==> flow/design.v <==
`timescale 1ns / 1ps
module mat_mul #
	(
        parameter integer DIM_LOG = 2,     
        parameter integer DIM = 2**DIM_LOG,
        parameter integer SIZE = DIM*DIM,
        parameter integer SIZE_LOG = 2*DIM_LOG,
        parameter integer DATA_WIDTH = 32
    )
    (
		input wire  s00_axi_aclk,
		input wire  s00_axi_aresetn,
		output wire  s00_axis_tready,
		input wire [DATA_WIDTH-1 : 0] s00_axis_tdata,
		input wire  s00_axis_tlast,
        input wire  s00_axis_tvalid,
		output wire  m00_axis_tvalid,
        output wire [DATA_WIDTH-1 : 0] m00_axis_tdata,
        output wire [(DATA_WIDTH/8)-1 : 0] m00_axis_tstrb,
        output wire  m00_axis_tlast,
        input wire  m00_axis_tready,
        input wire sel,
        input wire start
    );
	reg busy;               
	reg item_done;          
	reg matrix_done;        
	reg start_transfer;     
	reg transfer;           
	reg last_transfer;      
	reg mac_enable;         
    reg [DATA_WIDTH-1 : 0] mem_A [0 : SIZE-1];  
    reg [DATA_WIDTH-1 : 0] mem_B [0 : SIZE-1];  
    reg [DATA_WIDTH-1 : 0] mem_R [0 : SIZE-1];  
    reg [DATA_WIDTH-1 : 0] mat_A;    
    reg [DATA_WIDTH-1 : 0] mat_B;    
    reg [DATA_WIDTH-1 : 0] mat_R;    
    reg [SIZE_LOG-1 : 0] addr_stream_in;     
    reg [SIZE_LOG-1 : 0] addr_stream_out;    
    wire [SIZE_LOG-1 : 0] addr_A;    
    wire [SIZE_LOG-1 : 0] addr_B;    
    reg [SIZE_LOG-1 : 0] addr_R;     
    reg [DIM_LOG-1 : 0] row_cnt;     
    reg [DIM_LOG-1 : 0] col_cnt;     
    reg [DIM_LOG-1 : 0] tmp_cnt;     
    wire [DATA_WIDTH-1 : 0] mad;     
    reg [DATA_WIDTH-1 : 0] mac;      
    assign s00_axis_tready = !busy && !transfer && !start_transfer;  
    always @ (posedge s00_axi_aclk) begin
        if (!s00_axi_aresetn || s00_axis_tlast)
            addr_stream_in <= 0;
        else if (s00_axis_tready && s00_axis_tvalid)  
            addr_stream_in <= addr_stream_in + 1 ;  
    end
    always @ (posedge s00_axi_aclk) begin 
        if (!busy && !transfer && !start_transfer && s00_axis_tready && s00_axis_tvalid && !sel)  
            mem_A [addr_stream_in] <= s00_axis_tdata;
        if (busy)  
            mat_A <= mem_A [addr_A];
    end
    always @ (posedge s00_axi_aclk) begin
        if (!busy && !transfer && !start_transfer && s00_axis_tready && s00_axis_tvalid && sel)  
            mem_B [addr_stream_in] <= s00_axis_tdata;
        if (busy)  
            mat_B <= mem_B [addr_B];
    end
    assign m00_axis_tstrb = 4'hf;    
    assign m00_axis_tdata = mat_R;        
    assign m00_axis_tlast = last_transfer;        
    assign m00_axis_tvalid = transfer;       
    wire load_R = start_transfer || (transfer && m00_axis_tready && !last_transfer);
    always @ (posedge s00_axi_aclk) begin
        if (!s00_axi_aresetn || busy )  
            addr_stream_out <= 0;
        else if (load_R)  
            addr_stream_out <= addr_stream_out + 1 ;  
    end
    always @ (posedge s00_axi_aclk) begin
        if (!s00_axi_aresetn)
            start_transfer <= 0;
        else
            start_transfer <= matrix_done ;  
    end
    always @ (posedge s00_axi_aclk) begin
        if (!s00_axi_aresetn || (last_transfer && m00_axis_tready) )  
            transfer <= 0;
        else if (start_transfer)  
            transfer <= 1;
    end
    always @ (posedge s00_axi_aclk) begin
        if (!s00_axi_aresetn)
            last_transfer <= 0;
        else if (load_R)
            last_transfer <= (addr_stream_out == SIZE - 1) ;
        else if (transfer && m00_axis_tready)
            last_transfer <= 0;  
    end
    always @ (posedge s00_axi_aclk) begin
        if (item_done)  
            mem_R [addr_R] <= mad;  
        if (load_R)  
            mat_R <= mem_R [addr_stream_out];
    end
    always @ (posedge s00_axi_aclk) begin
        if (!s00_axi_aresetn || matrix_done )  
            busy <= 0;
        else if (start)  
            busy <= 1'b1;
    end
    always @ (posedge s00_axi_aclk) begin
        if (!s00_axi_aresetn)
            item_done <= 0;
        else
            item_done <= (tmp_cnt == DIM - 1) ;  
    end
    always @ (posedge s00_axi_aclk) begin
        if (!s00_axi_aresetn)
            matrix_done <= 0;
        else
            matrix_done <= (col_cnt == DIM-1) && (row_cnt == DIM-1) && (tmp_cnt == DIM-1) ;  
    end
    always @ (posedge s00_axi_aclk) begin
        if (!s00_axi_aresetn || (tmp_cnt == DIM ) || start )  
            tmp_cnt <= 0;
        else if (busy)  
            tmp_cnt <= tmp_cnt + 1;
    end
    always @ (posedge s00_axi_aclk) begin
        if (!s00_axi_aresetn || col_cnt==DIM && tmp_cnt==DIM || start )  
            col_cnt <= 0;
        else if (tmp_cnt==DIM -1 && col_cnt<DIM)  
            col_cnt <= col_cnt + 1;
    end
    always @ (posedge s00_axi_aclk) begin
        if (!s00_axi_aresetn || row_cnt==DIM && col_cnt==DIM && tmp_cnt==DIM || start )  
            row_cnt <= 0;
        else if (tmp_cnt==DIM -1 && col_cnt==DIM-1 && row_cnt<DIM)  
            row_cnt <= row_cnt + 1;
    end
    assign addr_A = row_cnt * DIM + tmp_cnt ;  
    assign addr_B = tmp_cnt * DIM + col_cnt ;  
    always @ (posedge s00_axi_aclk) begin
        if (!s00_axi_aresetn || start)
            addr_R <= 0;
        else if (item_done)  
            addr_R <= addr_R + 1;  
    end
    assign mad = mat_A * mat_B + mac;
    always @ (posedge s00_axi_aclk) begin
       if (!s00_axi_aresetn || item_done || start )  
           mac <= 0;
       else if (mac_enable)
           mac <= mad ;  
    end
    always @ (posedge s00_axi_aclk) begin
       if (!s00_axi_aresetn)
           mac_enable <= 0;
       else
           mac_enable <= busy ;  
    end
endmodule
[Step by step through the tools: mat_mul]
What the tools print for mat_mul, step after step.
Line numbers count from 1 in the design file above.
Operators: Yosys type, input widths -> output width; for muxes data width and select width s.
Cell names lack the library's common part.
A cell with n/a has no value.
Set-up
  design top: mat_mul
  clock: s00_axi_aclk
  standard-cell library: sky130hd
  timing corner: tt_025C_1v80

[Elaborated design]
Source: Yosys, flattened and elaborated, memories not mapped. Widths are those after wreduce. Registers that Yosys merges into a memory's read port (data or address) are not register bits. Print and check cells do not count. Equal cells are merged and count once.
Memory sizes are those after Yosys's memory passes, which may raise the word count (mostly to a power of two), join words into wider ones and drop unused or constant bits.
Bit counts
  flip-flop bits (word level): 57
  RAM bits: 1536
  clocked read ports x word width: 96
  memory cells: 3
  output and inout bits: 39
Cells by class
  add/sub/neg operators: 9
  multiply operators: 1
  $lt $le $gt $ge: 2
  equality and inequality tests: 4
  muxes and demuxes: 11
  reduce/logical cells: 28
Memory list
  mem_A: words 16, bits a word 32, read ports 1, write ports 1, RTL line 32  | reg [DATA_WIDTH-1 : 0] mem_A [0 : SIZE-1];
  mem_B: words 16, bits a word 32, read ports 1, write ports 1, RTL line 33  | reg [DATA_WIDTH-1 : 0] mem_B [0 : SIZE-1];
  mem_R: words 16, bits a word 32, read ports 1, write ports 1, RTL line 34  | reg [DATA_WIDTH-1 : 0] mem_R [0 : SIZE-1];
Operator list (count)
  $mul 32x32->32: 1
  $mux 32: 3
  $add 32x32->32: 1
  $logic_and 1x1->1: 13
  $add 4x1->4 const B: 3
  $mux 4: 3
  $logic_or 1x1->1: 8
  $add 4x2->4: 2
  $logic_not 1->1: 6
  $add 2x1->2 const B: 3
  $eq 2x2->1 const B: 3
  $lt 2x3->1 const B: 2
  $mux 1: 5
  $eq 4x4->1 const B: 1
  $reduce_bool 2->1: 1

[Depth]
Longest topological path by Yosys (ltp), each cell counted once; first at word level (registers and memories cut), then after technology mapping (sequential cells cut; the memories' decode and read muxes count).
Logic depth
  word-level depth: 6
  ABC_AREA: 0
  mapped depth: 30

[Synthesis result]
Source: synth_stat.txt of the flow (Yosys; design flattened, memories mapped). It holds for the ABC_AREA given above (unset counts as 0); a run with the other value may have another netlist.
Cell types (count)
  edfxtp_1: 1632
  mux4_2: 480
  fa_1: 438
  and2_1: 310
  inv_1: 508
  ha_1: 136
  dfxtp_1: 57
  nand2_1: 275
  xnor2_1: 73
  clkbuf_1: 144
  nor2_1: 91
  mux2i_1: 31
  xor2_1: 27
  buf_1: 42
  a21oi_1: 31
  buf_2: 29
  a21o_1: 13
  o21a_1: 8
Not listed: further types 38, cells in them 93.
Mapped netlist
  cell count: 4418
  synthesis area: 79650.1 µm²
  sequential part of the area: 50148.1 µm²
  flip-flop cells: 1689
  buffer cells: 219

[Worst setup path after synthesis]
Path of least setup slack by OpenSTA after synthesis, without wires, with an ideal clock, recovery checks aside; 20% of the period is set as input and as output delay. Where synthesis merged equal registers, the netlist keeps one of their names.
Timing path after synthesis
  kind: register -> register
  start point: register mat_B[2]
  end point: memory mem_R[0][25]
  clock period: 10000 ps
  library setup time: 297 ps
  time at the first pin: 0 ps
  arrival: 7073 ps
  slack: 2630 ps
  delay of the path: 7370 ps
  stages on the path: 27
  buffers on the path: 3
  synthesis period reached: 7370 ps
"delay of the path" is the arrival time less input delay plus setup time.
"stages on the path": output pins that drive a net of the path, with the launching flip-flop's if there is one; two outputs of one cell count as two.
"synthesis period reached" is the clock period less the worst setup slack; recovery checks do not enter. This is arithmetic on one report: input and output delays are still those of the set period (20% each).
The rows between start and end are the longest chain of elaborated cells between them; the timing report does not say that the signal goes this way. Where chains are equally long, one stands for them.
A line is the first line of the expression or statement that the cell stems from. Yosys adds cells for indexed reads and writes and turns some case tables into memories.
Between the ends, after synthesis
  cells stage by stage: edfxtp_1 clkbuf_1 clkbuf_1 and2_1 fa_1 fa_1 fa_1 inv_1 fa_1 inv_1 fa_1 fa_1 fa_1 inv_1 fa_1 inv_1 ha_1 buf_2 nand4_1 or2_1 nor2_1 a21oi_1 a21boi_0 o21a_1 o21ai_1 and2b_1 xnor2_1
  cells in the longest elaborated chain: 3
RTL lines, path after synthesis
  start: declaration: RTL line 36  | reg [DATA_WIDTH-1 : 0] mat_B;
  $mul 32x32->32: RTL line 148  | assign mad = mat_A * mat_B + mac;
  $add 32x32->32: RTL line 148
  $mux 32: RTL line 99  | if (item_done)
  end: declaration: RTL line 34  | reg [DATA_WIDTH-1 : 0] mem_R [0 : SIZE-1];

[Worst path after layout]
Path of least setup slack in the final report of stored run 1 (OpenROAD, finished layout, wires in). Where an end is a register, its clock arrival counts in the times.
The report prints the path's times to 10 ps; the period is as set.
Timing path post-layout
  kind: register -> register
  start point: register mat_B[2]
  end point: memory mem_R[13][25]
  clock period: 15000 ps
  library setup time: 120 ps
  time at the first pin: 770 ps
  arrival: 9900 ps
  slack: 5730 ps
  stages on the path: 28
  buffers on the path: 4
The rows between start and end are the longest chain of elaborated cells between them; the timing report does not say that the signal goes this way. Where chains are equally long, one stands for them.
Between the ends, post-layout
  cells stage by stage: edfxtp_1 clkbuf_1 clkbuf_1 and2_1 fa_1 fa_1 fa_1 inv_1 fa_1 inv_1 fa_1 fa_1 fa_1 inv_1 fa_1 inv_1 ha_1 buf_2 nand4_1 or2_1 nor2_1 a21oi_1 a21boi_0 o21a_1 o21ai_1 and2b_1 xnor2_1 buf_4
  cells in the longest elaborated chain: 3
RTL lines, path post-layout
  start: declaration: RTL line 36  | reg [DATA_WIDTH-1 : 0] mat_B;
  $mul 32x32->32: RTL line 148  | assign mad = mat_A * mat_B + mac;
  $add 32x32->32: RTL line 148
  $mux 32: RTL line 99  | if (item_done)
  end: declaration: RTL line 34  | reg [DATA_WIDTH-1 : 0] mem_R [0 : SIZE-1];
Some nets on the timed path still bear RTL names; the line given drives or declares the net.
Named nets, post-layout (RTL line)
  mad[25]: 148

## Implementation results

mat_mul through Yosys and OpenROAD on sky130hd: 4 stored runs, unordered, with their settings and measured results. The constraints put input and output delay at 20% of the set period each and load the outputs with 0.01 pF.
"allowed time less slack (worst setup path)": the worst setup path's part of the clock period (all of it between registers, 20% less for each end at a port) less its slack. A launch clock that arrives late makes it longer, a capture clock that arrives late makes it shorter.
"allowed time less slack (worst setup path)" is known to 10 ps.

==> stored run 1: settings <==
{ "ABC_AREA": 0, "CAP_MARGIN": 30, "CELL_PAD_IN_SITES_DETAIL_PLACEMENT": 1, "CELL_PAD_IN_SITES_GLOBAL_PLACEMENT": 1, "CORE_MARGIN": 9, "CORE_UTILIZATION": 34, "CTS_CLUSTER_DIAMETER": 316, "CTS_CLUSTER_SIZE": 89, "GPL_ROUTABILITY_DRIVEN": 1, "GPL_TIMING_DRIVEN": 0, "HOLD_SLACK_MARGIN": 0.02, "MAX_ROUTING_LAYER": "met5", "PLACE_DENSITY_LB_ADDON": 0.2, "SETUP_SLACK_MARGIN": 0.07, "SLEW_MARGIN": 5, "TNS_END_PERCENT": 90, "period_ns": 15.0 }
==> stored run 1: results <==
Yosys chip area after synthesis: 79650.1 µm²
post-route setup TNS: 0 ps
allowed time less slack (worst setup path): 9270 ps
class of the worst setup path: register -> register
smallest setup slack: 5729 ps
standard-cell area after routing: 87838.0 µm²
area of the die: 252014.0 µm²

==> stored run 2: settings <==
{ "ABC_AREA": 0, "CORE_MARGIN": 2, "CORE_UTILIZATION": 20, "GPL_ROUTABILITY_DRIVEN": 1, "HOLD_SLACK_MARGIN": 0.05, "PLACE_DENSITY_LB_ADDON": 0.03, "SETUP_SLACK_MARGIN": 0.07, "period_ns": 6.58, "CAP_MARGIN": 20, "SLEW_MARGIN": 20 }
==> stored run 2: results <==
Yosys chip area after synthesis: 79650.1 µm²
post-route setup TNS: -122355 ps
allowed time less slack (worst setup path): 7310 ps
class of the worst setup path: register -> register
smallest setup slack: -730 ps
standard-cell area after routing: 98185.4 µm²
area of the die: 403314.0 µm²

==> stored run 3: settings <==
{ "ABC_AREA": 0, "CAP_MARGIN": 30, "CELL_PAD_IN_SITES_DETAIL_PLACEMENT": 1, "CELL_PAD_IN_SITES_GLOBAL_PLACEMENT": 1, "CORE_MARGIN": 2, "CORE_UTILIZATION": 34, "CTS_CLUSTER_SIZE": 89, "GPL_ROUTABILITY_DRIVEN": 1, "GPL_TIMING_DRIVEN": 0, "HOLD_SLACK_MARGIN": 0.02, "PLACE_DENSITY_LB_ADDON": 0.2, "SETUP_SLACK_MARGIN": 0.07, "SLEW_MARGIN": 5, "TNS_END_PERCENT": 90, "period_ns": 15.0 }
==> stored run 3: results <==
Yosys chip area after synthesis: 79650.1 µm²
post-route setup TNS: 0 ps
allowed time less slack (worst setup path): 9270 ps
class of the worst setup path: register -> register
smallest setup slack: 5734 ps
standard-cell area after routing: 93145.6 µm²
area of the die: 238154.0 µm²

==> stored run 4: settings <==
{ "CORE_UTILIZATION": 40, "PLACE_DENSITY": 0.6, "SETUP_SLACK_MARGIN": 2.55, "period_ns": 8.65, "CAP_MARGIN": 20, "CORE_MARGIN": 2, "SLEW_MARGIN": 20 }
==> stored run 4: results <==
Yosys chip area after synthesis: 79650.1 µm²
post-route setup TNS: 0 ps
allowed time less slack (worst setup path): 7110 ps
class of the worst setup path: register -> register
smallest setup slack: 1543 ps
standard-cell area after routing: 93201.9 µm²
area of the die: 202712.0 µm²
